==> flow/design.v <==
`timescale 1ns / 1ps
module ALUmod(
    input wire [15:0] A,
    input wire [15:0] B,
    input wire [3:0] opcode,
    output reg [15:0] S,
    input wire [3:0] opext,
    output reg [4:0] CLFZN
    );
always@(A,B,opcode,opext) 
	begin
	  casex({opcode, opext})
	    8'b0000_0101:  
		 begin
		   CLFZN = 0;
		   {CLFZN[4], S} = A + B;
			CLFZN[2] = (~A[15]&~B[15]&S[15]) | (A[15]&B[15]&~S[15]);
		 end
		 8'b0101_xxxx:  
		 begin
			CLFZN = 0;		 
		   {CLFZN[4], S} = A + B;
			CLFZN[2] = (~A[15]&~B[15]&S[15]) | (A[15]&B[15]&S[15]);
		 end
		 8'b0000_0110:  
		 begin
			CLFZN = 0;		 
		   {CLFZN[4], S} = A + B;			 
			CLFZN[2] = CLFZN[4];
		 end
		 8'b0110_xxxx:  
		 begin
			CLFZN = 0;
		   {CLFZN[4],S} = A + B;			 
			CLFZN[2] = CLFZN[4];	 
		 end
		8'b0000_1001:  
		begin
			CLFZN = 0;
			S = B - A;			
			if( A[15] != B[15] && B[15] == S[15]) CLFZN[2] = 1'b1;  
		end
		8'b1001_xxxx:  
		begin
			CLFZN = 0;
			S = B - A;			
			if( A[15] != B[15] && B[15] == S[15]) CLFZN[2] = 1'b1;  
		end 
		8'b0011_xxxx:  
		begin
			CLFZN = {1'b0,
				A > B,
				1'b0,
				A == B,
				$signed(A) > $signed(B)};
			S = 0;
		end 
		8'b1011_xxxx:  
		begin
			CLFZN = {1'b0,
						A > B,
						1'b0,
						A == B,
						$signed(A) > $signed(B)};
		   S = 0;
		end 		
		8'b0000_0001:  
		begin
		   CLFZN = 0;  
			S = A & B;
		end
		8'b0000_0010:  
		begin
			CLFZN = 0; 
			S = A | B;
		end
		8'b0000_0011:  
		begin
			CLFZN = 0;
			S = A ^ B;
		end
		8'b0000_0100:  
		begin
			CLFZN = 0;
			S = !A;
		end
		8'b0000_1100:  
		begin
			CLFZN = 0;
			S = A << 1;
		end
		8'b0000_1110:  
		begin
			CLFZN = 0;
			S = A >> 1;
		end
		8'b1110_xxxx:  
		begin
			CLFZN = 0;
			S = A >> 1;
		end
		8'b0000_0111:  
		begin
			CLFZN = 0;
			S = {A[14:0], A[0]};
		end
		8'b0000_1000:  
		begin
			CLFZN = 0;
			S = {A[15], A[15:1]};
		end
		8'b0000_1101:  
		begin
			CLFZN = 0;
			S = A;
		end
		8'b1000_xxxx:  
		begin
			CLFZN = 0;
			S = A;
		end
		8'b0111_xxxx:  
		begin
			CLFZN = 0;
			S = {A[15:8],B[7:0]};
		end
		default:
		begin
			CLFZN = 0;
			S = 0;
		end
	  endcase
	end
endmodule
`timescale 1ns / 1ps
module BusMux(
    input [1:0] Select,
    input [15:0] InputA,
    input [15:0] InputB,
    input [15:0] InputC,
	 input [15:0] InputD,
    output reg [15:0] Output
    );
	always @(*)
	begin
		case(Select)
			2'h0: Output = InputA;
			2'h1: Output = InputB;
			2'h2: Output = InputC;
			2'h3: Output = InputD;
		endcase
	end
endmodule
module Mux2(
    input [0:0] Select,
    input [15:0] InputA,
    input [15:0] InputB,
    output reg [15:0] Output
    );
	always @(*)
	begin
		case(Select)
			2'h0: Output = InputA;
			2'h1: Output = InputB;
		endcase
	end
endmodule
`timescale 1ns / 1ps
module program_counter(
    input Clock,
    input Reset,
    input increment,
	 input [7:0] In,
    input [15:0] ImmIn,
    input WriteEnable,
    output reg [15:0] PC
    );
always @(posedge Clock, negedge Reset)
begin
	if(~Reset)
		begin
		PC <= 16'H0000;
		end
	else if(WriteEnable == 1'b1)
		begin
		PC <= ImmIn;
		end
	else if(increment == 1'b1)
		begin
		PC <= PC + In;
		PC <= {PC[15],PC[15:0]} + {{9{In[7]}},In[7:0]};
		end
	else
		begin
		PC <= PC;
		end
end
endmodule
`timescale 1ns / 1ps
module Processor_Status_Register(
	 input clock,
	 input reset,
	 input enable,
    input [4:0] CZLFM_in,
    output reg[4:0] CZLFN_out 
    );
always@(posedge clock, negedge reset)
begin
	if (~reset)
		CZLFN_out <= 0;
	else	
	if (enable)
		CZLFN_out <= CZLFM_in;
end
endmodule
`timescale 1ns / 1ps
module Reg16(
    input Clock,
    input Reset,
    input Write,
    input [15:0] In,
    output reg [15:0] Out
    );
	always @(posedge Clock, negedge Reset)
	begin
		if (~Reset)
			Out <= 0;
		else if (Write)
			Out <= In;
	end
endmodule
`timescale 1ns / 1ps
module RegFile2(
    input Clock,
    input Reset,
    input WriteEnable,
    input [3:0] SelectInput,
    input [3:0] SelectA,
    input [3:0] SelectB,
    input [15:0] In,
    output [15:0] A,
    output [15:0] B
    ); 
	 reg [15:0] registers [15:0];
	 always @(posedge Clock, negedge Reset)
	 begin
		if (~Reset)
		begin
		registers[0] <= 16'h0000;
		registers[1] <= 16'h0000;
		registers[2] <= 16'h0000;
		registers[3] <= 16'h0000;
		registers[4] <= 16'h0000;
		registers[5] <= 16'h0000;
		registers[6] <= 16'h0000;
		registers[7] <= 16'h0000;
		registers[8] <= 16'h0000;
		registers[9] <= 16'h0000;
		registers[10] <= 16'h0000;
		registers[11] <= 16'h0000;
		registers[12] <= 16'h0000;
		registers[13] <= 16'h0000;
		registers[14] <= 16'h0000;
		registers[15] <= 16'h0000; 
		end
		else
		begin
			if (WriteEnable)
				registers[SelectInput] <= In;
		end
	end 
	assign A = registers[SelectA];
	assign B = registers[SelectB];
endmodule
`timescale 1ns / 1ps
module SystemClock(
    input Clock,
    input Reset,
    output reg [15:0] Time
    );
	reg [15:0] count;
	always @(posedge Clock, negedge Reset)
	begin
		if (~Reset)
			begin
				Time <= 0;
				count <= 0;
			end
		else
			begin
				if (count > 16'h61a8)
					begin
						Time <= Time + 16'h0001;
						count <= 16'h0000;
					end
				else
					count <= count + 16'h0001;
			end
	end
endmodule
`timescale 1ns / 1ps
module CPU_Controller(
    input Clock,
    input Reset,
    input [15:0] INS,
    input [4:0] PSR,
	 input [7:0] GamePad,
	 input [15:0] SerialDataIn,
	 input SerialValid,
	 input [15:0] Time,
    output reg [3:0] OpCode,
    output reg [3:0] OpExt,
    output reg RegWrite,
    output reg [3:0] RegIn,
    output reg [3:0] RegA,
    output reg [3:0] RegB,
    output reg [15:0] Immediate,
	 output reg [7:0] PCImmediate,
    output reg [1:0] SelALU,
    output reg SelMEM,
    output reg MemRW,
    output reg PCWrite,
    output reg PCIncrement,
    output reg PCReset,
    output reg IRReset,
    output reg IRWrite,
    output reg PSRReset,
	 output reg PSREnable,
	 output reg VGAS_R,
	 output reg VGAS_E,
	 output reg VGAR_R,
	 output reg VGAR_E,
	 output reg SerialWrite,
	 output reg SerialRead
    );
	 reg state;
	always@(posedge Clock, negedge Reset)
	begin
		if (~Reset)
		begin
			state <= 0;
		end
		else
		begin
			state <= ~state;
		end
	end
	always@(*)
	begin
		if (~Reset)
		begin
			OpCode = 0;
			OpExt = 0;
			RegWrite = 0;
			RegA = 0;
			RegB = 0; 
			RegIn = 0;
			Immediate = 0; 
			PCImmediate = 0;
			SelALU = 0;
			SelMEM = 0;
			MemRW = 0;
			PCWrite = 0; 
			PCIncrement = 0;
			PCReset = 0;
			IRReset = 0;
			IRWrite = 0;
			PSRReset = 0;
			PSREnable = 0;
		   VGAS_R = 0;
	      VGAS_E = 0;
	      VGAR_R = 0;
	      VGAR_E = 0;
	      SerialWrite = 0;
			SerialRead = 0;
		end
		else  
		begin
		if (~state)
		begin
			OpCode = 0;
			OpExt = 0;
			RegWrite = 0;
			RegA = 0;
			RegB = 0; 
			RegIn = 0;
			Immediate = 0; 
			PCImmediate = 0;
			SelALU = 0;
			SelMEM = 1;
			MemRW = 0;
			IRWrite = 1;
			PCWrite = 0;
			PCIncrement = 0;
			PCReset = 1;
			IRReset = 1;
			PSRReset = 1;
			PSREnable = 0;
			VGAS_R = 1;
	      VGAS_E = 0;
	      VGAR_R = 1;
	      VGAR_E = 0;
	      SerialWrite = 0;
			SerialRead = 0;
		end
		else
			begin
				PSREnable = 1;
			casex (INS[15:0])
				16'b0000_xxxx_xxxx_xxxx:
					begin
						OpCode = INS[15:12];
						OpExt = INS[11:8];
						RegWrite = 1'b1; 
						RegIn = INS[3:0];
						RegA = INS[7:4];
						RegB = INS[3:0];
						PCImmediate = 8'h01; 
						Immediate = 16'h0000; 
						SelALU = 2'b01; 
						SelMEM = 1'b0; 
						MemRW = 1'b0;
						IRWrite = 1'b0;
						PCWrite = 1'b0;
						PCIncrement = 1'b1; 
						PCReset = 1'b1;
						IRReset = 1'b1;
						PSRReset = 1'b1;
						VGAS_R = 1;
						VGAS_E = 0;
						VGAR_R = 1;
						VGAR_E = 0;
						SerialWrite = 0;
						SerialRead = 0;	
					end
				16'b0001_0000_xxxx_xxxx:
				begin
						OpCode = 4'h0;
						OpExt = 4'h0;
						RegWrite = 1'b0; 
						RegIn = 4'b0;
						RegA = 4'b0;
						RegB = 4'b0;
						if(PSR[1] == 1 || PSR[0] == 1)
							PCImmediate = 8'h01;
						else
							PCImmediate = 8'h02; 
						Immediate = 16'h0000; 
						SelALU = 2'b01; 
						SelMEM = 1'b0; 
						MemRW = 1'b0;
						IRWrite = 1'b0;
						PCWrite = 1'b0;
						PCIncrement = 1'b1; 
						PCReset = 1'b1;
						IRReset = 1'b1;
						PSRReset = 1'b1;
						VGAS_R = 1;
						VGAS_E = 0;
						VGAR_R = 1;
						VGAR_E = 0;
						SerialWrite = 0;
						SerialRead = 0;
				end
				16'b0001_0001_xxxx_xxxx:
				begin
						OpCode = 4'h0;
						OpExt = 4'h0;
						RegWrite = 1'b0; 
						RegIn = 4'b0;
						RegA = 4'b0;
						RegB = 4'b0;
						if(PSR[3] == 1 || PSR[1] == 1)
							PCImmediate = 8'h01;
						else
							PCImmediate = 8'h02; 
						Immediate = 16'h0000; 
						SelALU = 2'b01; 
						SelMEM = 1'b0; 
						MemRW = 1'b0;
						IRWrite = 1'b0;
						PCWrite = 1'b0;
						PCIncrement = 1'b1; 
						PCReset = 1'b1;
						IRReset = 1'b1;
						PSRReset = 1'b1;
						VGAS_R = 1;
						VGAS_E = 0;
						VGAR_R = 1;
						VGAR_E = 0;
						SerialWrite = 0;
						SerialRead = 0;	
				end
				16'b0001_0010_xxxx_xxxx:
				begin
						OpCode = 4'h0;
						OpExt = 4'h0;
						RegWrite = 1'b0; 
						RegIn = 4'b0;
						RegA = 4'b0;
						RegB = 4'b0;
						if(PSR[1] == 1)
							PCImmediate = 8'h01;
						else
							PCImmediate = 8'h02; 
						Immediate = 16'h0000; 
						SelALU = 2'b01; 
						SelMEM = 1'b0; 
						MemRW = 1'b0;
						IRWrite = 1'b0;
						PCWrite = 1'b0;
						PCIncrement = 1'b1; 
						PCReset = 1'b1;
						IRReset = 1'b1;
						PSRReset = 1'b1;
						VGAS_R = 1;
						VGAS_E = 0;
						VGAR_R = 1;
						VGAR_E = 0;
						SerialWrite = 0;
						SerialRead = 0;	
				end
				16'b0001_0011_xxxx_xxxx:
				begin
						OpCode = 4'h0;
						OpExt = 4'h0;
						RegWrite = 1'b0; 
						RegIn = 4'b0;
						RegA = 4'b0;
						RegB = 4'b0;
						if(PSR[1] == 0 && PSR[0] == 0)
							PCImmediate = 8'h01;
						else
							PCImmediate = 8'h02; 
						Immediate = 16'h0000; 
						SelALU = 2'b01; 
						SelMEM = 1'b0; 
						MemRW = 1'b0;
						IRWrite = 1'b0;
						PCWrite = 1'b0;
						PCIncrement = 1'b1; 
						PCReset = 1'b1;
						IRReset = 1'b1;
						PSRReset = 1'b1;
						VGAS_R = 1;
						VGAS_E = 0;
						VGAR_R = 1;
						VGAR_E = 0;
						SerialRead = 0;
						SerialWrite = 0;						
				end
				16'b0001_0100_xxxx_xxxx:
				begin
						OpCode = 4'h0;
						OpExt = 4'h0;
						RegWrite = 1'b0; 
						RegIn = 4'b0;
						RegA = 4'b0;
						RegB = 4'b0;
						if(PSR[3] == 0)
							PCImmediate = 8'h01;
						else
							PCImmediate = 8'h02; 
						Immediate = 16'h0000; 
						SelALU = 2'b01; 
						SelMEM = 1'b0; 
						MemRW = 1'b0;
						IRWrite = 1'b0;
						PCWrite = 1'b0;
						PCIncrement = 1'b1; 
						PCReset = 1'b1;
						IRReset = 1'b1;
						PSRReset = 1'b1;
						VGAS_R = 1;
						VGAS_E = 0;
						VGAR_R = 1;
						VGAR_E = 0;
						SerialRead = 0;
						SerialWrite = 0;						
				end				
				16'b0011_xxxx_xxxx_xxxx:
				begin 
						OpCode = INS[15:12];
						OpExt = INS[11:8];
						RegWrite = 1'b0;
						RegIn = 4'h0;
						RegA = INS[7:4];
						RegB = INS[3:0];
						PCImmediate = 8'h01;
						Immediate = 16'h0000; 
						SelALU = 2'b01; 
						SelMEM = 1'b0; 
						MemRW = 1'b0;
						IRWrite = 1'b0;
						PCWrite = 1'b0;
						PCIncrement = 1'b1; 
						PCReset = 1'b1;
						IRReset = 1'b1;
						PSRReset = 1'b1;
						VGAS_R = 1;
						VGAS_E = 0;
						VGAR_R = 1;
						VGAR_E = 0;
						SerialRead = 0;
						SerialWrite = 0;						
				end
				16'b0101_xxxx_xxxx_xxxx:
				begin
						OpCode = INS[15:12];
						OpExt = INS[11:8];
						RegWrite = 1'b1;
						RegIn = INS[3:0];
						RegA = 4'h0;
						RegB = INS[3:0];
						PCImmediate = 8'h01;
						Immediate = {{8{INS[11]}},INS[11:4]}; 
						SelALU = 2'b00; 
						SelMEM = 1'b0; 
						MemRW = 1'b0;
						IRWrite = 1'b0;
						PCWrite = 1'b0;
						PCIncrement = 1'b1; 
						PCReset = 1'b1;
						IRReset = 1'b1;
						PSRReset = 1'b1;
						VGAS_R = 1;
						VGAS_E = 0;
						VGAR_R = 1;
						VGAR_E = 0;
						SerialRead = 0;
						SerialWrite = 0;						
				end
				16'b0110_xxxx_xxxx_xxxx:
				begin
						OpCode = INS[15:12];
						OpExt = INS[11:8];
						RegWrite = 1'b1;
						RegIn = INS[3:0];
						RegA = 4'h0;
						RegB = INS[3:0];
						PCImmediate = 8'h01;
						Immediate = {{8{1'b0}},INS[11:4]}; 
						SelALU = 2'b00; 
						SelMEM = 1'b0; 
						MemRW = 1'b0;
						IRWrite = 1'b0;
						PCWrite = 1'b0;
						PCIncrement = 1'b1; 
						PCReset = 1'b1;
						IRReset = 1'b1;
						PSRReset = 1'b1;
						VGAS_R = 1;
						VGAS_E = 0;
						VGAR_R = 1;
						VGAR_E = 0;
						SerialRead = 0;
						SerialWrite = 0;						
				end
				16'b0111_xxxx_xxxx_xxxx:
				begin
						OpCode = INS[15:12];
						OpExt = INS[11:8];
						RegWrite = 1'b1;
						RegIn = INS[3:0];
						RegA = 4'h0;
						RegB = INS[3:0];
						PCImmediate = 8'h01;
						Immediate = {INS[11:4],{8{1'b0}}}; 
						SelALU = 2'b00; 
						SelMEM = 1'b0; 
						MemRW = 1'b0;
						IRWrite = 1'b0;
						PCWrite = 1'b0;
						PCIncrement = 1'b1; 
						PCReset = 1'b1;
						IRReset = 1'b1;
						PSRReset = 1'b1;
						VGAS_R = 1;
						VGAS_E = 0;
						VGAR_R = 1;
						VGAR_E = 0;
						SerialRead = 0;
						SerialWrite = 0;						
				end		
				16'b1000_xxxx_xxxx_xxxx:
				begin
						OpCode = INS[15:12];
						OpExt = INS[11:8];
						RegWrite = 1'b1;
						RegIn = INS[3:0];
						RegA = 4'h0;
						RegB = INS[3:0];
						PCImmediate = 8'h01;
						Immediate = {{8{1'b0}},INS[11:4]}; 
						SelALU = 2'b00; 
						SelMEM = 1'b0; 
						MemRW = 1'b0;
						IRWrite = 1'b0;
						PCWrite = 1'b0;
						PCIncrement = 1'b1; 
						PCReset = 1'b1;
						IRReset = 1'b1;
						PSRReset = 1'b1;
						VGAS_R = 1;
						VGAS_E = 0;
						VGAR_R = 1;
						VGAR_E = 0;
						SerialRead = 0;
						SerialWrite = 0;						
				end
				16'b1001_xxxx_xxxx_xxxx:
				begin
						OpCode = INS[15:12];
						OpExt = INS[11:8];
						RegWrite = 1'b1;
						RegIn = INS[3:0];
						RegA = 4'h0;
						RegB = INS[3:0];
						PCImmediate = 8'h01;
						Immediate = {{8{INS[11]}},INS[11:4]}; 
						SelALU = 2'b00; 
						SelMEM = 1'b0; 
						MemRW = 1'b0;
						IRWrite = 1'b0;
						PCWrite = 1'b0;
						PCIncrement = 1'b1; 
						PCReset = 1'b1;
						IRReset = 1'b1;
						PSRReset = 1'b1;
						VGAS_R = 1;
						VGAS_E = 0;
						VGAR_R = 1;
						VGAR_E = 0;
						SerialRead = 0;
						SerialWrite = 0;						
				end
				16'b1010_0000_xxxx_xxxx:
				begin
						OpCode = 4'h0;
						OpExt = 4'h0;
						RegWrite = 1'b0; 
						RegIn = 4'b0;
						RegA = 4'b0;
						RegB = 4'b0;
						if(PSR[1] == 1 || PSR[0] == 1)
							PCImmediate = INS[7:0];
						else
							PCImmediate = 8'h01; 
						Immediate = 16'h0000; 
						SelALU = 2'b01; 
						SelMEM = 1'b0; 
						MemRW = 1'b0;
						IRWrite = 1'b0;
						PCWrite = 1'b0;
						PCIncrement = 1'b1; 
						PCReset = 1'b1;
						IRReset = 1'b1;
						PSRReset = 1'b1;
						VGAS_R = 1;
						VGAS_E = 0;
						VGAR_R = 1;
						VGAR_E = 0;
						SerialRead = 0;
						SerialWrite = 0;						
				end
				16'b1010_0001_xxxx_xxxx:
				begin
						OpCode = 4'h0;
						OpExt = 4'h0;
						RegWrite = 1'b0; 
						RegIn = 4'b0;
						RegA = 4'b0;
						RegB = 4'b0;
						if(PSR[3] == 1 || PSR[1] == 1)
							PCImmediate = INS[7:0];
						else
							PCImmediate = 8'h01; 
						Immediate = 16'h0000; 
						SelALU = 2'b01; 
						SelMEM = 1'b0; 
						MemRW = 1'b0;
						IRWrite = 1'b0;
						PCWrite = 1'b0;
						PCIncrement = 1'b1; 
						PCReset = 1'b1;
						IRReset = 1'b1;
						PSRReset = 1'b1;
						VGAS_R = 1;
						VGAS_E = 0;
						VGAR_R = 1;
						VGAR_E = 0;
						SerialRead = 0;
						SerialWrite = 0;						
				end
				16'b1010_0010_xxxx_xxxx:
				begin
						OpCode = 4'h0;
						OpExt = 4'h0;
						RegWrite = 1'b0; 
						RegIn = 4'b0;
						RegA = 4'b0;
						RegB = 4'b0;
						if(PSR[1] == 1)
							PCImmediate = INS[7:0];
						else
							PCImmediate = 8'h01; 
						Immediate = 16'h0000; 
						SelALU = 2'b01; 
						SelMEM = 1'b0; 
						MemRW = 1'b0;
						IRWrite = 1'b0;
						PCWrite = 1'b0;
						PCIncrement = 1'b1; 
						PCReset = 1'b1;
						IRReset = 1'b1;
						PSRReset = 1'b1;
						VGAS_R = 1;
						VGAS_E = 0;
						VGAR_R = 1;
						VGAR_E = 0;
						SerialRead = 0;
						SerialWrite = 0;						
				end
				16'b1010_0011_xxxx_xxxx:
				begin
						OpCode = 4'h0;
						OpExt = 4'h0;
						RegWrite = 1'b0; 
						RegIn = 4'b0;
						RegA = 4'b0;
						RegB = 4'b0;
						if(PSR[1] == 0 && PSR[0] == 0)
							PCImmediate = INS[7:0];
						else
							PCImmediate = 8'h01; 
						Immediate = 16'h0000; 
						SelALU = 2'b01; 
						SelMEM = 1'b0; 
						MemRW = 1'b0;
						IRWrite = 1'b0;
						PCWrite = 1'b0;
						PCIncrement = 1'b1; 
						PCReset = 1'b1;
						IRReset = 1'b1;
						PSRReset = 1'b1;
						VGAS_R = 1;
						VGAS_E = 0;
						VGAR_R = 1;
						VGAR_E = 0;
						SerialRead = 0;
						SerialWrite = 0;						
				end
				16'b1010_0100_xxxx_xxxx:
				begin
						OpCode = 4'h0;
						OpExt = 4'h0;
						RegWrite = 1'b0; 
						RegIn = 4'b0;
						RegA = 4'b0;
						RegB = 4'b0;
						if(PSR[3] == 0)
							PCImmediate = INS[7:0];
						else
							PCImmediate = 8'h01; 
						Immediate = 16'h0000; 
						SelALU = 2'b01; 
						SelMEM = 1'b0; 
						MemRW = 1'b0;
						IRWrite = 1'b0;
						PCWrite = 1'b0;
						PCIncrement = 1'b1; 
						PCReset = 1'b1;
						IRReset = 1'b1;
						PSRReset = 1'b1;
						VGAS_R = 1;
						VGAS_E = 0;
						VGAR_R = 1;
						VGAR_E = 0;
						SerialRead = 0;
						SerialWrite = 0;						
				end
				16'b1010_0101_xxxx_xxxx:
				begin
						OpCode = 4'h0;
						OpExt = 4'h0;
						RegWrite = 1'b0; 
						RegIn = 4'b0;
						RegA = 4'b0;
						RegB = 4'b0;
						PCImmediate = INS[7:0]; 
						Immediate = 16'h0000; 
						SelALU = 2'b01; 
						SelMEM = 1'b0; 
						MemRW = 1'b0;
						IRWrite = 1'b0;
						PCWrite = 1'b0;
						PCIncrement = 1'b1; 
						PCReset = 1'b1;
						IRReset = 1'b1;
						PSRReset = 1'b1;
						VGAS_R = 1;
						VGAS_E = 0;
						VGAR_R = 1;
						VGAR_E = 0;
						SerialRead = 0;
						SerialWrite = 0;						
				end				
				16'b1100_0000_xxxx_xxxx:
				begin
						OpCode = 4'b0000;
						OpExt = 4'b1101;
						RegWrite = 1'b0; 
						RegIn = 4'b0;
						RegA = INS[7:4];
						RegB = 4'b0;
						PCImmediate = 8'h00;
						Immediate = 16'h0000; 
						SelALU = 2'b01; 
						SelMEM = 1'b0; 
						MemRW = 1'b0;
						IRWrite = 1'b0;
						PCWrite = 1'b1;
						PCIncrement = 1'b0; 
						PCReset = 1'b1;
						IRReset = 1'b1;
						PSRReset = 1'b1;
						VGAS_R = 1;
						VGAS_E = 0;
						VGAR_R = 1;
						VGAR_E = 0;
						SerialRead = 0;
						SerialWrite = 0;						
				end
				16'b1100_0001_xxxx_xxxx:
				begin
						OpCode = 4'b0000;
						OpExt = 4'b1101;
						RegWrite = 1'b1; 
						RegIn = INS[3:0];
						RegA = 4'b0;
						RegB = 4'b0;
						PCImmediate = 8'h01;
						Immediate = 16'h0000; 
						SelALU = 2'b11; 
						SelMEM = 1'b0; 
						MemRW = 1'b0;
						IRWrite = 1'b0;
						PCWrite = 1'b0;
						PCIncrement = 1'b1; 
						PCReset = 1'b1;
						IRReset = 1'b1;
						PSRReset = 1'b1;
						VGAS_R = 1;
						VGAS_E = 0;
						VGAR_R = 1;
						VGAR_E = 0;
						SerialRead = 0;
						SerialWrite = 0;						
				end
				16'b1011_xxxx_xxxx_xxxx:
				begin 
						OpCode = INS[15:12];
						OpExt = INS[11:8];
						RegWrite = 1'b0;
						RegIn = 4'h0;
						RegA = INS[7:4];
						RegB = INS[3:0];
						PCImmediate = 8'h01;
						Immediate = {{8{INS[11]}},INS[11:4]}; 
						SelALU = 2'b00; 
						SelMEM = 1'b0; 
						MemRW = 1'b0;
						IRWrite = 1'b0;
						PCWrite = 1'b0;
						PCIncrement = 1'b1; 
						PCReset = 1'b1;
						IRReset = 1'b1;
						PSRReset = 1'b1;
						VGAS_R = 1;
						VGAS_E = 0;
						VGAR_R = 1;
						VGAR_E = 0;
						SerialRead = 0;
						SerialWrite = 0;						
				end
				16'b0100_0000_XXXX_XXXX:
				begin
						OpCode = 4'b0000;
						OpExt = 4'b1101;
						RegWrite = 1'b1;
						RegIn = INS[3:0];
						RegA = 4'h0;
						RegB = INS[7:4];
						PCImmediate = 8'h01;
						Immediate = 16'h0000; 
						SelALU = 2'b10; 
						SelMEM = 1'b0; 
						MemRW = 1'b0;
						IRWrite = 1'b0;
						PCWrite = 1'b0;
						PCIncrement = 1'b1; 
						PCReset = 1'b1;
						IRReset = 1'b1;
						PSRReset = 1'b1;
						VGAS_R = 1;
						VGAS_E = 0;
						VGAR_R = 1;
						VGAR_E = 0;
						SerialRead = 0;
						SerialWrite = 0;						
				end
				16'b0100_0001_XXXX_XXXX:
				begin
						OpCode = 4'b0000;
						OpExt = 4'b1101;
						RegWrite = 1'b0;
						RegIn = 4'h0;
						RegA = INS[3:0];
						RegB = INS[7:4];
						PCImmediate = 8'h01;
						Immediate = 16'h0000; 
						SelALU = 2'b01; 
						SelMEM = 1'b0; 
						MemRW = 1'b1;
						IRWrite = 1'b1;
						PCWrite = 1'b0;
						PCIncrement = 1'b1; 
						PCReset = 1'b1;
						IRReset = 1'b1;
						PSRReset = 1'b1;
						VGAS_R = 1;
						VGAS_E = 0;
						VGAR_R = 1;
						VGAR_E = 0;
						SerialRead = 0;
						SerialWrite = 0;						
				end
				16'b1101_0000_xxxx_xxxx:
				begin
						OpCode = 4'b0000;
						OpExt = 4'b1101;
						RegWrite = 1'b0;
						RegIn = 4'h0;
						RegA = INS[7:4];
						RegB = 4'h0;
						PCImmediate = 8'h01;
						Immediate = 16'h0000; 
						SelALU = 2'b01; 
						SelMEM = 1'b0; 
						MemRW = 1'b0;
						IRWrite = 1'b0;
						PCWrite = 1'b0;
						PCIncrement = 1'b1; 
						PCReset = 1'b1;
						IRReset = 1'b1;
						PSRReset = 1'b1;
						VGAS_R = 1;
						VGAS_E = 1;
						VGAR_R = 1;
						VGAR_E = 0;
						SerialRead = 0;
						SerialWrite = 0;						
				end	
				16'b1101_0001_xxxx_xxxx:
				begin
						OpCode = 4'b0000;
						OpExt = 4'b1101;
						RegWrite = 1'b0;
						RegIn = 4'h0;
						RegA = INS[7:4];
						RegB = 4'h0;
						PCImmediate = 8'h01;
						Immediate = 16'h0000; 
						SelALU = 2'b01; 
						SelMEM = 1'b0; 
						MemRW = 1'b0;
						IRWrite = 1'b0;
						PCWrite = 1'b0;
						PCIncrement = 1'b1; 
						PCReset = 1'b1;
						IRReset = 1'b1;
						PSRReset = 1'b1;
						VGAS_R = 1;
						VGAS_E = 0;
						VGAR_R = 1;
						VGAR_E = 1;
						SerialRead = 0;
						SerialWrite = 0;						
				end	
				16'b1101_0010_xxxx_xxxx:
				begin
						OpCode = 4'b0000;
						OpExt = 4'b1101;
						RegWrite = SerialValid; 
						RegIn = INS[3:0];
						RegA = 4'b0;
						RegB = 4'b0;
						if(~SerialValid)
							PCImmediate = 8'h01;
						else
							PCImmediate = 8'h02; 
						Immediate = SerialDataIn; 
						SelALU = 2'b00; 
						SelMEM = 1'b0; 
						MemRW = 1'b0;
						IRWrite = 1'b0;
						PCWrite = 1'b0;
						PCIncrement = 1'b1; 
						PCReset = 1'b1;
						IRReset = 1'b1;
						PSRReset = 1'b1;
						VGAS_R = 1;
						VGAS_E = 0;
						VGAR_R = 1;
						VGAR_E = 0;
						SerialRead = 1;
						SerialWrite = 0;						
				end
				16'b1101_0011_xxxx_xxxx:
				begin
						OpCode = 4'b0000;
						OpExt = 4'b1101;
						RegWrite = 1'b0; 
						RegIn = 4'b0;
						RegA = INS[7:4];
						RegB = 4'b0;
						PCImmediate = 8'h01; 
						Immediate = 16'h0000; 
						SelALU = 2'b01; 
						SelMEM = 1'b0; 
						MemRW = 1'b0;
						IRWrite = 1'b0;
						PCWrite = 1'b0;
						PCIncrement = 1'b1; 
						PCReset = 1'b1;
						IRReset = 1'b1;
						PSRReset = 1'b1;
						VGAS_R = 1;
						VGAS_E = 0;
						VGAR_R = 1;
						VGAR_E = 0;
						SerialRead = 0;
						SerialWrite = 1;						
				end				
				16'b1101_0100_xxxx_xxxx:
				begin
						OpCode = 4'b0000;
						OpExt = 4'b1101;
						RegWrite = 1'b1;
						RegIn = INS[3:0];
						RegA = 4'h0;
						RegB = 4'h0;
						PCImmediate = 8'h01;
						Immediate = {8'h00,GamePad[7:0]}; 
						SelALU = 2'b00; 
						SelMEM = 1'b0; 
						MemRW = 1'b0;
						IRWrite = 1'b0;
						PCWrite = 1'b0;
						PCIncrement = 1'b1; 
						PCReset = 1'b1;
						IRReset = 1'b1;
						PSRReset = 1'b1;
						VGAS_R = 1;
						VGAS_E = 0;
						VGAR_R = 1;
						VGAR_E = 0;
						SerialRead = 0;
						SerialWrite = 0;						
				end
				16'b1101_0101_xxxx_xxxx:
				begin
						OpCode = 4'b0000;
						OpExt = 4'b1101;
						RegWrite = 1'b1;
						RegIn = INS[3:0];
						RegA = 4'h0;
						RegB = 4'h0;
						PCImmediate = 8'h01;
						Immediate = Time; 
						SelALU = 2'b00; 
						SelMEM = 1'b0; 
						MemRW = 1'b0;
						IRWrite = 1'b0;
						PCWrite = 1'b0;
						PCIncrement = 1'b1; 
						PCReset = 1'b1;
						IRReset = 1'b1;
						PSRReset = 1'b1;
						VGAS_R = 1;
						VGAS_E = 0;
						VGAR_R = 1;
						VGAR_E = 0;
						SerialRead = 0;
						SerialWrite = 0;						
				end								
				16'bXXXX_XXXX_XXXX_XXXX:
				begin
						OpCode = 0;
						OpExt = 0;
						RegWrite = 1'b0;
						RegIn = 0;
						RegA = 0;
						RegB = 0;
						PCImmediate = 8'h01;
						Immediate = {{8{1'b1}},INS[11:4]}; 
						SelALU = 2'b00; 
						SelMEM = 2'b00; 
						MemRW = 1'b0;
						IRWrite = 1'b0;
						PCWrite = 1'b0;
						PCIncrement = 1'b1; 
						PCReset = 1'b1;
						IRReset = 1'b1;
						PSRReset = 1'b1;
						VGAS_R = 1;
						VGAS_E = 0;
						VGAR_R = 1;
						VGAR_E = 0;
						SerialRead = 0;
						SerialWrite = 0;						
				end
			endcase
			end
		end
	end
endmodule
`timescale 1ns / 1ps
module CPU(
    input Clock,
    input Reset,
    input [15:0] Mem_Data,
	 input SerialValid,
	 input [15:0] SerialDataIn,
	 input [7:0] GamePad,
    output [15:0] Mem_Addr,
    output Mem_Write,
    output [15:0] Data_Out,
	 output [15:0] VGA_Start,
	 output [15:0] VGA_Row,
	 output SerialSend,
	 output SerialRead,
	 output [15:0] SerialDataOut
    );
	 wire [15:0] INS_TO_CPU;
	 wire [4:0] PSR_TO_CPU;
	 wire [3:0] OpCode;
	 wire [3:0] OpExt;
	 wire [3:0] RegIn;
	 wire [3:0] RegA;
	 wire [3:0] RegB;
	 wire [15:0] Immediate;
	 wire [7:0] PCImmediate;
	 wire [1:0] SelALU;
	 wire [15:0] A_to_Mux;
	 wire [15:0] A_to_ALU;
	 wire [15:0] B;
	 wire [15:0] S;
	 wire [15:0] PC_OUT;
	 wire [4:0] ALU_TO_PSR;
	 wire [15:0] Time;
	 CPU_Controller CPU_Control(Clock, Reset, INS_TO_CPU, PSR_TO_CPU, 
											GamePad, SerialDataIn, SerialValid, Time,
											OpCode, OpExt, RegWrite, RegIn, RegA, RegB, 
											Immediate, PCImmediate, SelALU, SelMEM, 
											Mem_Write, PCWrite, PCIncrement, 
											PCReset, IRReset, IRWrite, PSRReset, PSREnable,
											VGAS_R, VGAS_E, VGAR_R, VGAR_E,
											SerialSend, SerialRead);
	 RegFile2 rf(Clock, Reset, RegWrite, RegIn, RegA, RegB, S, A_to_Mux, B);
	 ALUmod brain(A_to_ALU, B, OpCode, S, OpExt, ALU_TO_PSR);
	 BusMux alu_mux(SelALU, Immediate, A_to_Mux, Mem_Data, PC_OUT, A_to_ALU);
	 Mux2 mem_mux(SelMEM, B, PC_OUT, Mem_Addr);
	 program_counter pc(Clock, PCReset, PCIncrement, PCImmediate, S, PCWrite, PC_OUT);
	 Processor_Status_Register psr( Clock, PSRReset, PSREnable, ALU_TO_PSR, PSR_TO_CPU);
	 Reg16 InstructionRegister( Clock, IRReset,IRWrite, Mem_Data, INS_TO_CPU);
	 Reg16 VGASRegister( Clock, VGAS_R, VGAS_E, S, VGA_Start);
	 Reg16 VGARRegister( Clock, VGAR_R, VGAR_E, S, VGA_Row);
	 SystemClock timer(Clock, Reset, Time);
	 assign Data_Out = S;
	 assign SerialDataOut = S;
endmodule
### Reports on CPU

Module CPU before and after one edit of its RTL, step after step.
"unedited" refers to lines of the RTL above, "edited" to lines of the edited file.
"change" is "edited" less "unedited", of the values as shown.
Cell names lack the library's common part.
Not given: n/a

* design top: CPU
* clock: Clock
* library: sky130hd
* timing corner: tt_025C_1v80

### The edit

The edit as a unified diff against the file above.
A script made this edit. It changes what the design does and was not meant as an optimisation.

```diff
@@ -1232,5 +1232,5 @@
     input [15:0] Mem_Data,
 	 input SerialValid,
-	 input [15:0] SerialDataIn,
+	 input [15:0] SerialDataIn_pin,
 	 input [7:0] GamePad,
     output [15:0] Mem_Addr,
@@ -1243,4 +1243,6 @@
 	 output [15:0] SerialDataOut
     );
+	 reg [15:0] SerialDataIn;
+	 always @(posedge Clock) SerialDataIn <= SerialDataIn_pin;
 	 wire [15:0] INS_TO_CPU;
 	 wire [4:0] PSR_TO_CPU;
```

### After elaboration

Counts by Yosys on the flattened word-level netlist (proc, flatten, opt, wreduce). Print and check cells are left out.

Bit counts
* register bits after elaboration: unedited 357, edited 373, change +16
* latch bits: unedited 0, edited 0, change 0
* memory bits (writable): unedited 0, edited 0, change 0
* ROM bits: unedited 0, edited 0, change 0
* clocked read ports x word width: unedited 0, edited 0, change 0
* memories: unedited 0, edited 0, change 0
* output and inout bits: unedited 83, edited 83, change 0
* word-level cells: unedited 269, edited 270, change +1

Operators by class
* add/subtract/negate cells: unedited 5, edited 5, change 0
* $mul: unedited 0, edited 0, change 0
* div/mod/pow operators: unedited 0, edited 0, change 0
* magnitude comparators: unedited 3, edited 3, change 0
* eq/ne operators: unedited 99, edited 99, change 0
* shift operators: unedited 0, edited 0, change 0
* muxes and demuxes: unedited 78, edited 78, change 0
* bitwise gates (word level): unedited 17, edited 17, change 0
* reduce/logical cells: unedited 43, edited 43, change 0

Operator list
* 1-bit 2-to-1 mux: unedited 32, edited 32, change 0
* 4-bit equality test with constant B: unedited 31, edited 31, change 0
* 4-bit by 3-bit equality test with 1-bit output with constant B: unedited 18, edited 18, change 0
* 2-bit AND reduction: unedited 16, edited 16, change 0
* 8-bit equality test with constant B: unedited 14, edited 14, change 0
* 4-bit 2-to-1 mux: unedited 12, edited 12, change 0
* 2-bit 2-to-1 mux: unedited 9, edited 9, change 0
* 4-bit by 2-bit equality test with 1-bit output with constant B: unedited 8, edited 8, change 0
* 8-bit 2-to-1 mux: unedited 7, edited 7, change 0
* 1-bit NOT: unedited 7, edited 7, change 0
* 2-bit OR reduction: unedited 7, edited 7, change 0
* 1-bit AND: unedited 5, edited 5, change 0
* 8-bit by 4-bit equality test with 1-bit output with constant B: unedited 5, edited 5, change 0
* 8-bit by 5-bit equality test with 1-bit output with constant B: unedited 5, edited 5, change 0
* 16-bit 2-to-1 mux: unedited 5, edited 5, change 0
* 8-bit by 3-bit equality test with 1-bit output with constant B: unedited 4, edited 4, change 0
* 4-bit logical NOT: unedited 4, edited 4, change 0
* 4-bit by 1-bit equality test with 1-bit output with constant B: unedited 3, edited 3, change 0
* 4-bit case mux with 2-bit select: unedited 3, edited 3, change 0
* 16-bit by 1-bit adder with 16-bit output with constant B: unedited 2, edited 2, change 0
* 2-bit equality test with constant B: unedited 2, edited 2, change 0
* 8-bit by 2-bit equality test with 1-bit output with constant B: unedited 2, edited 2, change 0
* 8-bit by 7-bit equality test with 1-bit output with constant B: unedited 2, edited 2, change 0
* 16-bit greater-than comparator: unedited 2, edited 2, change 0
* 1-bit logical AND: unedited 2, edited 2, change 0
* 1-bit logical OR: unedited 2, edited 2, change 0
* 1-bit OR: unedited 2, edited 2, change 0
* 16-bit case mux with 16-bit select: unedited 2, edited 2, change 0

Not every row of either side is listed.

### Depth

Depth = most cells in a row (Yosys ltp): at word level without a register or memory, in the mapped netlist without a sequential cell, where the memories' decode and read muxes count.

Logic depth
* word-level depth: unedited 13, edited 13, change 0
* ABC_AREA: unedited 0, edited 0
* depth in mapped cells: unedited 30, edited 27, change -3

### Synthesis result

The flow's flattened synthesis, as Yosys stat reports it; memories are mapped. The netlist is that of the ABC_AREA named above (0 if unset); the other value can give another one.

Mapped netlist
* cells in the netlist: unedited 2645, edited 2609, change -36
* synthesis area (um2): unedited 23497.5, edited 23236.0, change -261.5
* flip-flop cells: unedited 356, edited 372, change +16
* buffer cells: unedited 227, edited 209, change -18

Cell types
* nand2_1: unedited 205, edited 304, change +99
* o21ai_0: unedited 169, edited 263, change +94
* nor2_1: unedited 260, edited 196, change -64
* a21oi_1: unedited 213, edited 153, change -60
* a22oi_1: unedited 100, edited 66, change -34
* clkbuf_1: unedited 163, edited 145, change -18
* dfxtp_1: unedited 0, edited 16, change +16
* nand3_1: unedited 68, edited 53, change -15
* a211oi_1: unedited 18, edited 31, change +13
* a222oi_1: unedited 47, edited 35, change -12
* mux2_2: unedited 128, edited 117, change -11
* and3_1: unedited 38, edited 28, change -10
* buf_2: unedited 26, edited 36, change +10
* a31oi_1: unedited 25, edited 15, change -10
* o22a_1: unedited 17, edited 7, change -10
* a22o_1: unedited 28, edited 36, change +8
* xnor2_1: unedited 20, edited 28, change +8
* xor2_1: unedited 20, edited 12, change -8

Not every row of either side is listed.
The figures by module come from a second, unflattened synthesis with its own total; it is not the netlist above.

Second synthesis, totals
* cell total of the unflattened synthesis: unedited 2391, edited 2407, change +16
* area total of the unflattened synthesis (um2): unedited 24896.4, edited 25216.7, change +320.3

Rows give one instance, submodules left out.

Modules, unedited
* RegFile2: instances 1, cells 1170, area 13839.5 um2, sequential area 6406.1 um2
* ALUmod: instances 1, cells 505, area 3569.7 um2, sequential area 0.0 um2
* Reg16: instances 3, cells 34, area 649.4 um2, sequential area 400.4 um2
* CPU_Controller: instances 1, cells 236, area 1540.2 um2, sequential area 25.0 um2
* SystemClock: instances 1, cells 139, area 1526.5 um2, sequential area 800.8 um2
* program_counter: instances 1, cells 175, area 1497.7 um2, sequential area 400.4 um2
* BusMux: instances 1, cells 20, area 424.2 um2, sequential area 0.0 um2
* Mux2: instances 1, cells 18, area 249.0 um2, sequential area 0.0 um2
* Processor_Status_Register: instances 1, cells 10, area 181.4 um2, sequential area 125.1 um2
* CPU: instances 1, cells 16, area 120.1 um2, sequential area 0.0 um2

Modules, edited
* RegFile2: instances 1, cells 1170, area 13839.5 um2, sequential area 6406.1 um2
* ALUmod: instances 1, cells 505, area 3569.7 um2, sequential area 0.0 um2
* Reg16: instances 3, cells 34, area 649.4 um2, sequential area 400.4 um2
* CPU_Controller: instances 1, cells 236, area 1540.2 um2, sequential area 25.0 um2
* SystemClock: instances 1, cells 139, area 1526.5 um2, sequential area 800.8 um2
* program_counter: instances 1, cells 175, area 1497.7 um2, sequential area 400.4 um2
* CPU: instances 1, cells 32, area 440.4 um2, sequential area 320.3 um2
* BusMux: instances 1, cells 20, area 424.2 um2, sequential area 0.0 um2
* Mux2: instances 1, cells 18, area 249.0 um2, sequential area 0.0 um2
* Processor_Status_Register: instances 1, cells 10, area 181.4 um2, sequential area 125.1 um2

### Worst setup path after synthesis

Source: OpenSTA report_checks on the synthesized netlist (no wires, ideal clock, input and output delay 20% of the period each), path of least setup slack; recovery checks are left aside. Register names are those of the netlist, which keeps one name where synthesis merged equal registers.

Timing path post-synthesis
* path kind: unedited input-to-output, edited input-to-output
* start point: unedited input port Reset, edited input port Reset
* end point: unedited output port SerialDataOut[14], edited output port SerialDataOut[13]
* period (ns): unedited 13.0, edited 13.0, change 0.0
* input delay (ns): unedited 2.600, edited 2.600, change 0.000
* output delay (ns): unedited 2.600, edited 2.600, change 0.000
* launch time at the first pin (ns): unedited 2.600, edited 2.600, change 0.000
* arrival (ns): unedited 8.193, edited 7.970, change -0.223
* data required time (ns): unedited 10.400, edited 10.400, change 0.000
* path slack (ns): unedited 2.207, edited 2.430, change +0.223
* path delay (ns): unedited 5.593, edited 5.370, change -0.223
* stages on the path: unedited 28, edited 25, change -3
* buffers on the path: unedited 7, edited 5, change -2
* period reached after synthesis (ns): unedited 10.793, edited 10.57, change -0.223

"path delay" is the arrival time less input delay plus setup time.
At an output port there is no setup time.
"stages on the path" counts driving pins, that of a launching flip-flop among them; a cell with two outputs on the path counts twice.
"period reached after synthesis" = period - worst setup slack (recovery checks aside). The figure is calculated, with input and output delays left at 20% of the set period.
Between the ends stands the longest chain of elaborated cells between them, by number of cells; it is not shown to be the way that was timed. Of several equally long chains one is given.
Each line given opens the expression or statement behind the cell; cells for indexed reads and writes are added by Yosys, which also makes memories of some case tables.

Between the ends, post-synthesis, unedited:
* path through: clkbuf_1 -> and2_1 -> buf_2 -> nand2_1 -> a311o_1 -> a21oi_1 -> buf_2 -> buf_1 -> a22oi_1 -> o22a_1 -> a31o_2 -> inv_1 -> ha_1 -> inv_1 -> fa_1 -> nor2b_1 -> o21ai_0 -> a21oi_1 -> o211ai_1 -> a2111oi_0 -> o31ai_1 -> o31ai_1 -> o221a_2 -> o2111a_1 -> clkbuf_1 -> clkbuf_1 -> inv_1 -> buf_4
* cells in the longest elaborated chain: 6
* elaborated cells between the ends (all ways): 73
* classes of those cells: 2 x add/sub; 51 x eq/ne; 10 x mux; 3 x logic; 7 x reduce/logical

RTL lines, path post-synthesis, unedited
* from (decl): line 1231 `input Reset,`
* 4-bit 2-to-1 mux: line 350 `if (~Reset)`
* 4-bit equality test: line 272 `assign A = registers[SelectA];`
* 16-bit case mux with 16-bit select: line 272
* 16-bit case mux with 4-bit select: line 146 `case(Select)`
* 16-bit subtractor: line 40 `S = B - A;`
* 16-bit case mux with 12-bit select: line 12 `casex({opcode, opext})`
* to (decl): line 1243 `output [15:0] SerialDataOut`

Nets of the timed path that keep an RTL name, with a line that drives or declares them; the list need not be complete.

Nets with RTL names, path post-synthesis, unedited (line)
* Data_Out[14]: 12

Between the ends, post-synthesis, edited:
* path through: and2_1 -> buf_2 -> nand3_1 -> inv_2 -> and3_1 -> or2_1 -> clkbuf_1 -> clkbuf_1 -> a2111o_1 -> o31ai_2 -> inv_1 -> ha_1 -> nor2b_1 -> o21a_1 -> o21bai_1 -> a2111o_1 -> a211o_1 -> a211oi_1 -> nor3_1 -> a21oi_1 -> a21oi_1 -> a2111oi_0 -> clkbuf_1 -> inv_1 -> buf_4
* cells in the longest elaborated chain: 6
* elaborated cells between the ends (all ways): 73
* classes of those cells: 2 x add/sub; 51 x eq/ne; 10 x mux; 3 x logic; 7 x reduce/logical

RTL lines, path post-synthesis, edited
* from (decl): line 1231 `input Reset,`
* 4-bit 2-to-1 mux: line 350 `if (~Reset)`
* 4-bit equality test: line 272 `assign A = registers[SelectA];`
* 16-bit case mux with 16-bit select: line 272
* 16-bit case mux with 4-bit select: line 146 `case(Select)`
* 16-bit subtractor: line 40 `S = B - A;`
* 16-bit case mux with 12-bit select: line 12 `casex({opcode, opext})`
* to (decl): line 1243 `output [15:0] SerialDataOut`

Nets with RTL names, path post-synthesis, edited (line)
* Mem_Write: 350
* Data_Out[13]: 12

### Path in the finished layout

From the final timing report of each run of set A: the path of least setup slack in the routed layout; clock arrival at registers is part of the times.

Timing path after layout
* path kind: unedited input-to-output, edited input-to-output
* start point: unedited input port Reset, edited input port Reset
* end point: unedited output port Data_Out[14], edited output port SerialDataOut[13]
* period (ns): unedited 13.0, edited 13.0, change 0.0
* input delay (ns): unedited 2.60, edited 2.60, change 0.00
* output delay (ns): unedited 2.60, edited 2.60, change 0.00
* launch time at the first pin (ns): unedited 2.60, edited 2.60, change 0.00
* arrival (ns): unedited 10.03, edited 9.54, change -0.49
* data required time (ns): unedited 10.40, edited 10.40, change 0.00
* path slack (ns): unedited 0.37, edited 0.86, change +0.49
* stages on the path: unedited 22, edited 24, change +2
* buffers on the path: unedited 4, edited 4, change 0

Between the ends stands the longest chain of elaborated cells between them, by number of cells; it is not shown to be the way that was timed. Of several equally long chains one is given.

Between the ends, after layout, unedited:
* path through: buf_8 -> nand2_2 -> nor4_1 -> o21ai_1 -> and2_1 -> buf_4 -> a221oi_1 -> a21oi_1 -> a2111o_1 -> o21a_1 -> ha_1 -> o21ai_0 -> a21oi_1 -> o211ai_1 -> a2111oi_0 -> buf_4 -> o31ai_1 -> o31ai_1 -> o221a_2 -> o2111a_1 -> inv_1 -> clkdlybuf4s50_1
* cells in the longest elaborated chain: 6
* elaborated cells between the ends (all ways): 73
* classes of those cells: 2 x add/sub; 51 x eq/ne; 10 x mux; 3 x logic; 7 x reduce/logical

RTL lines, path after layout, unedited
* from (decl): line 1231 `input Reset,`
* 4-bit 2-to-1 mux: line 350 `if (~Reset)`
* 4-bit equality test: line 272 `assign A = registers[SelectA];`
* 16-bit case mux with 16-bit select: line 272
* 16-bit case mux with 4-bit select: line 146 `case(Select)`
* 16-bit subtractor: line 40 `S = B - A;`
* 16-bit case mux with 12-bit select: line 12 `casex({opcode, opext})`
* to (decl): line 1238 `output [15:0] Data_Out,`

Between the ends, after layout, edited:
* path through: buf_8 -> nand2_2 -> buf_4 -> a21o_1 -> a21oi_1 -> or2_0 -> buf_4 -> a22o_1 -> a2111o_1 -> o31ai_2 -> inv_1 -> ha_1 -> nor2b_1 -> o21ai_0 -> a21boi_0 -> o21ai_0 -> a21oi_1 -> a311oi_1 -> o41ai_1 -> o211a_1 -> a21oi_1 -> a2111oi_2 -> inv_1 -> clkdlybuf4s50_1
* cells in the longest elaborated chain: 6
* elaborated cells between the ends (all ways): 73
* classes of those cells: 2 x add/sub; 51 x eq/ne; 10 x mux; 3 x logic; 7 x reduce/logical

RTL lines, path after layout, edited
* from (decl): line 1231 `input Reset,`
* 4-bit 2-to-1 mux: line 350 `if (~Reset)`
* 4-bit equality test: line 272 `assign A = registers[SelectA];`
* 16-bit case mux with 16-bit select: line 272
* 16-bit case mux with 4-bit select: line 146 `case(Select)`
* 16-bit subtractor: line 40 `S = B - A;`
* 16-bit case mux with 12-bit select: line 12 `casex({opcode, opext})`
* to (decl): line 1243 `output [15:0] SerialDataOut`

### Layout results

Both versions went through the flow (Yosys, OpenROAD) with the same settings in each pair. Constraints: input delay and output delay 20% of the set period each, output load 0.01 pF.

Settings, set A:
* CORE_UTILIZATION: 40
* PLACE_DENSITY: 0.6
* period_ns: 13.0
* CAP_MARGIN: 20
* CORE_MARGIN: 2
* SLEW_MARGIN: 20

Final reports, set A
* synthesized cell area (um2): unedited 23497.5, edited 23236.0, change -261.5
* die area (um2): unedited 60698.2, edited 60034.8, change -663.4
* standard-cell area after layout (um2): unedited 27431.3, edited 27152.3, change -279.0
* utilization (%): unedited 47.4, edited 47.2, change -0.2
* setup slack of the worst path (ns): unedited 0.370, edited 0.862, change +0.492
* smallest hold slack (ns): unedited 0.487, edited 0.481, change -0.006
* reached clock period (ns): unedited 12.630, edited 12.138, change -0.492

Settings, set B:
* CAP_MARGIN: 35
* CELL_PAD_IN_SITES_DETAIL_PLACEMENT: 2
* CORE_ASPECT_RATIO: 0.71
* CORE_MARGIN: 3
* CORE_UTILIZATION: 22
* GPL_TIMING_DRIVEN: 0
* PLACE_DENSITY: 0.52
* SLEW_MARGIN: 0
* TNS_END_PERCENT: 80
* period_ns: 7.28

Final reports, set B
* synthesized cell area (um2): unedited 23497.5, edited 23236.0, change -261.5
* die area (um2): unedited 110823.0, edited 109611.0, change -1212.0
* standard-cell area after layout (um2): unedited 33632.3, edited 32960.4, change -671.9
* utilization (%): unedited 31.9, edited 31.8, change -0.1
* setup slack of the worst path (ns): unedited -1.497, edited -1.784, change -0.287
* smallest hold slack (ns): unedited 0.486, edited 0.491, change +0.005
* reached clock period (ns): unedited 8.777, edited 9.064, change +0.287

"reached clock period" is the run's clock period less its worst setup slack. It is reckoned from that one timing run; input and output delays stay at 20% of the period that was set.
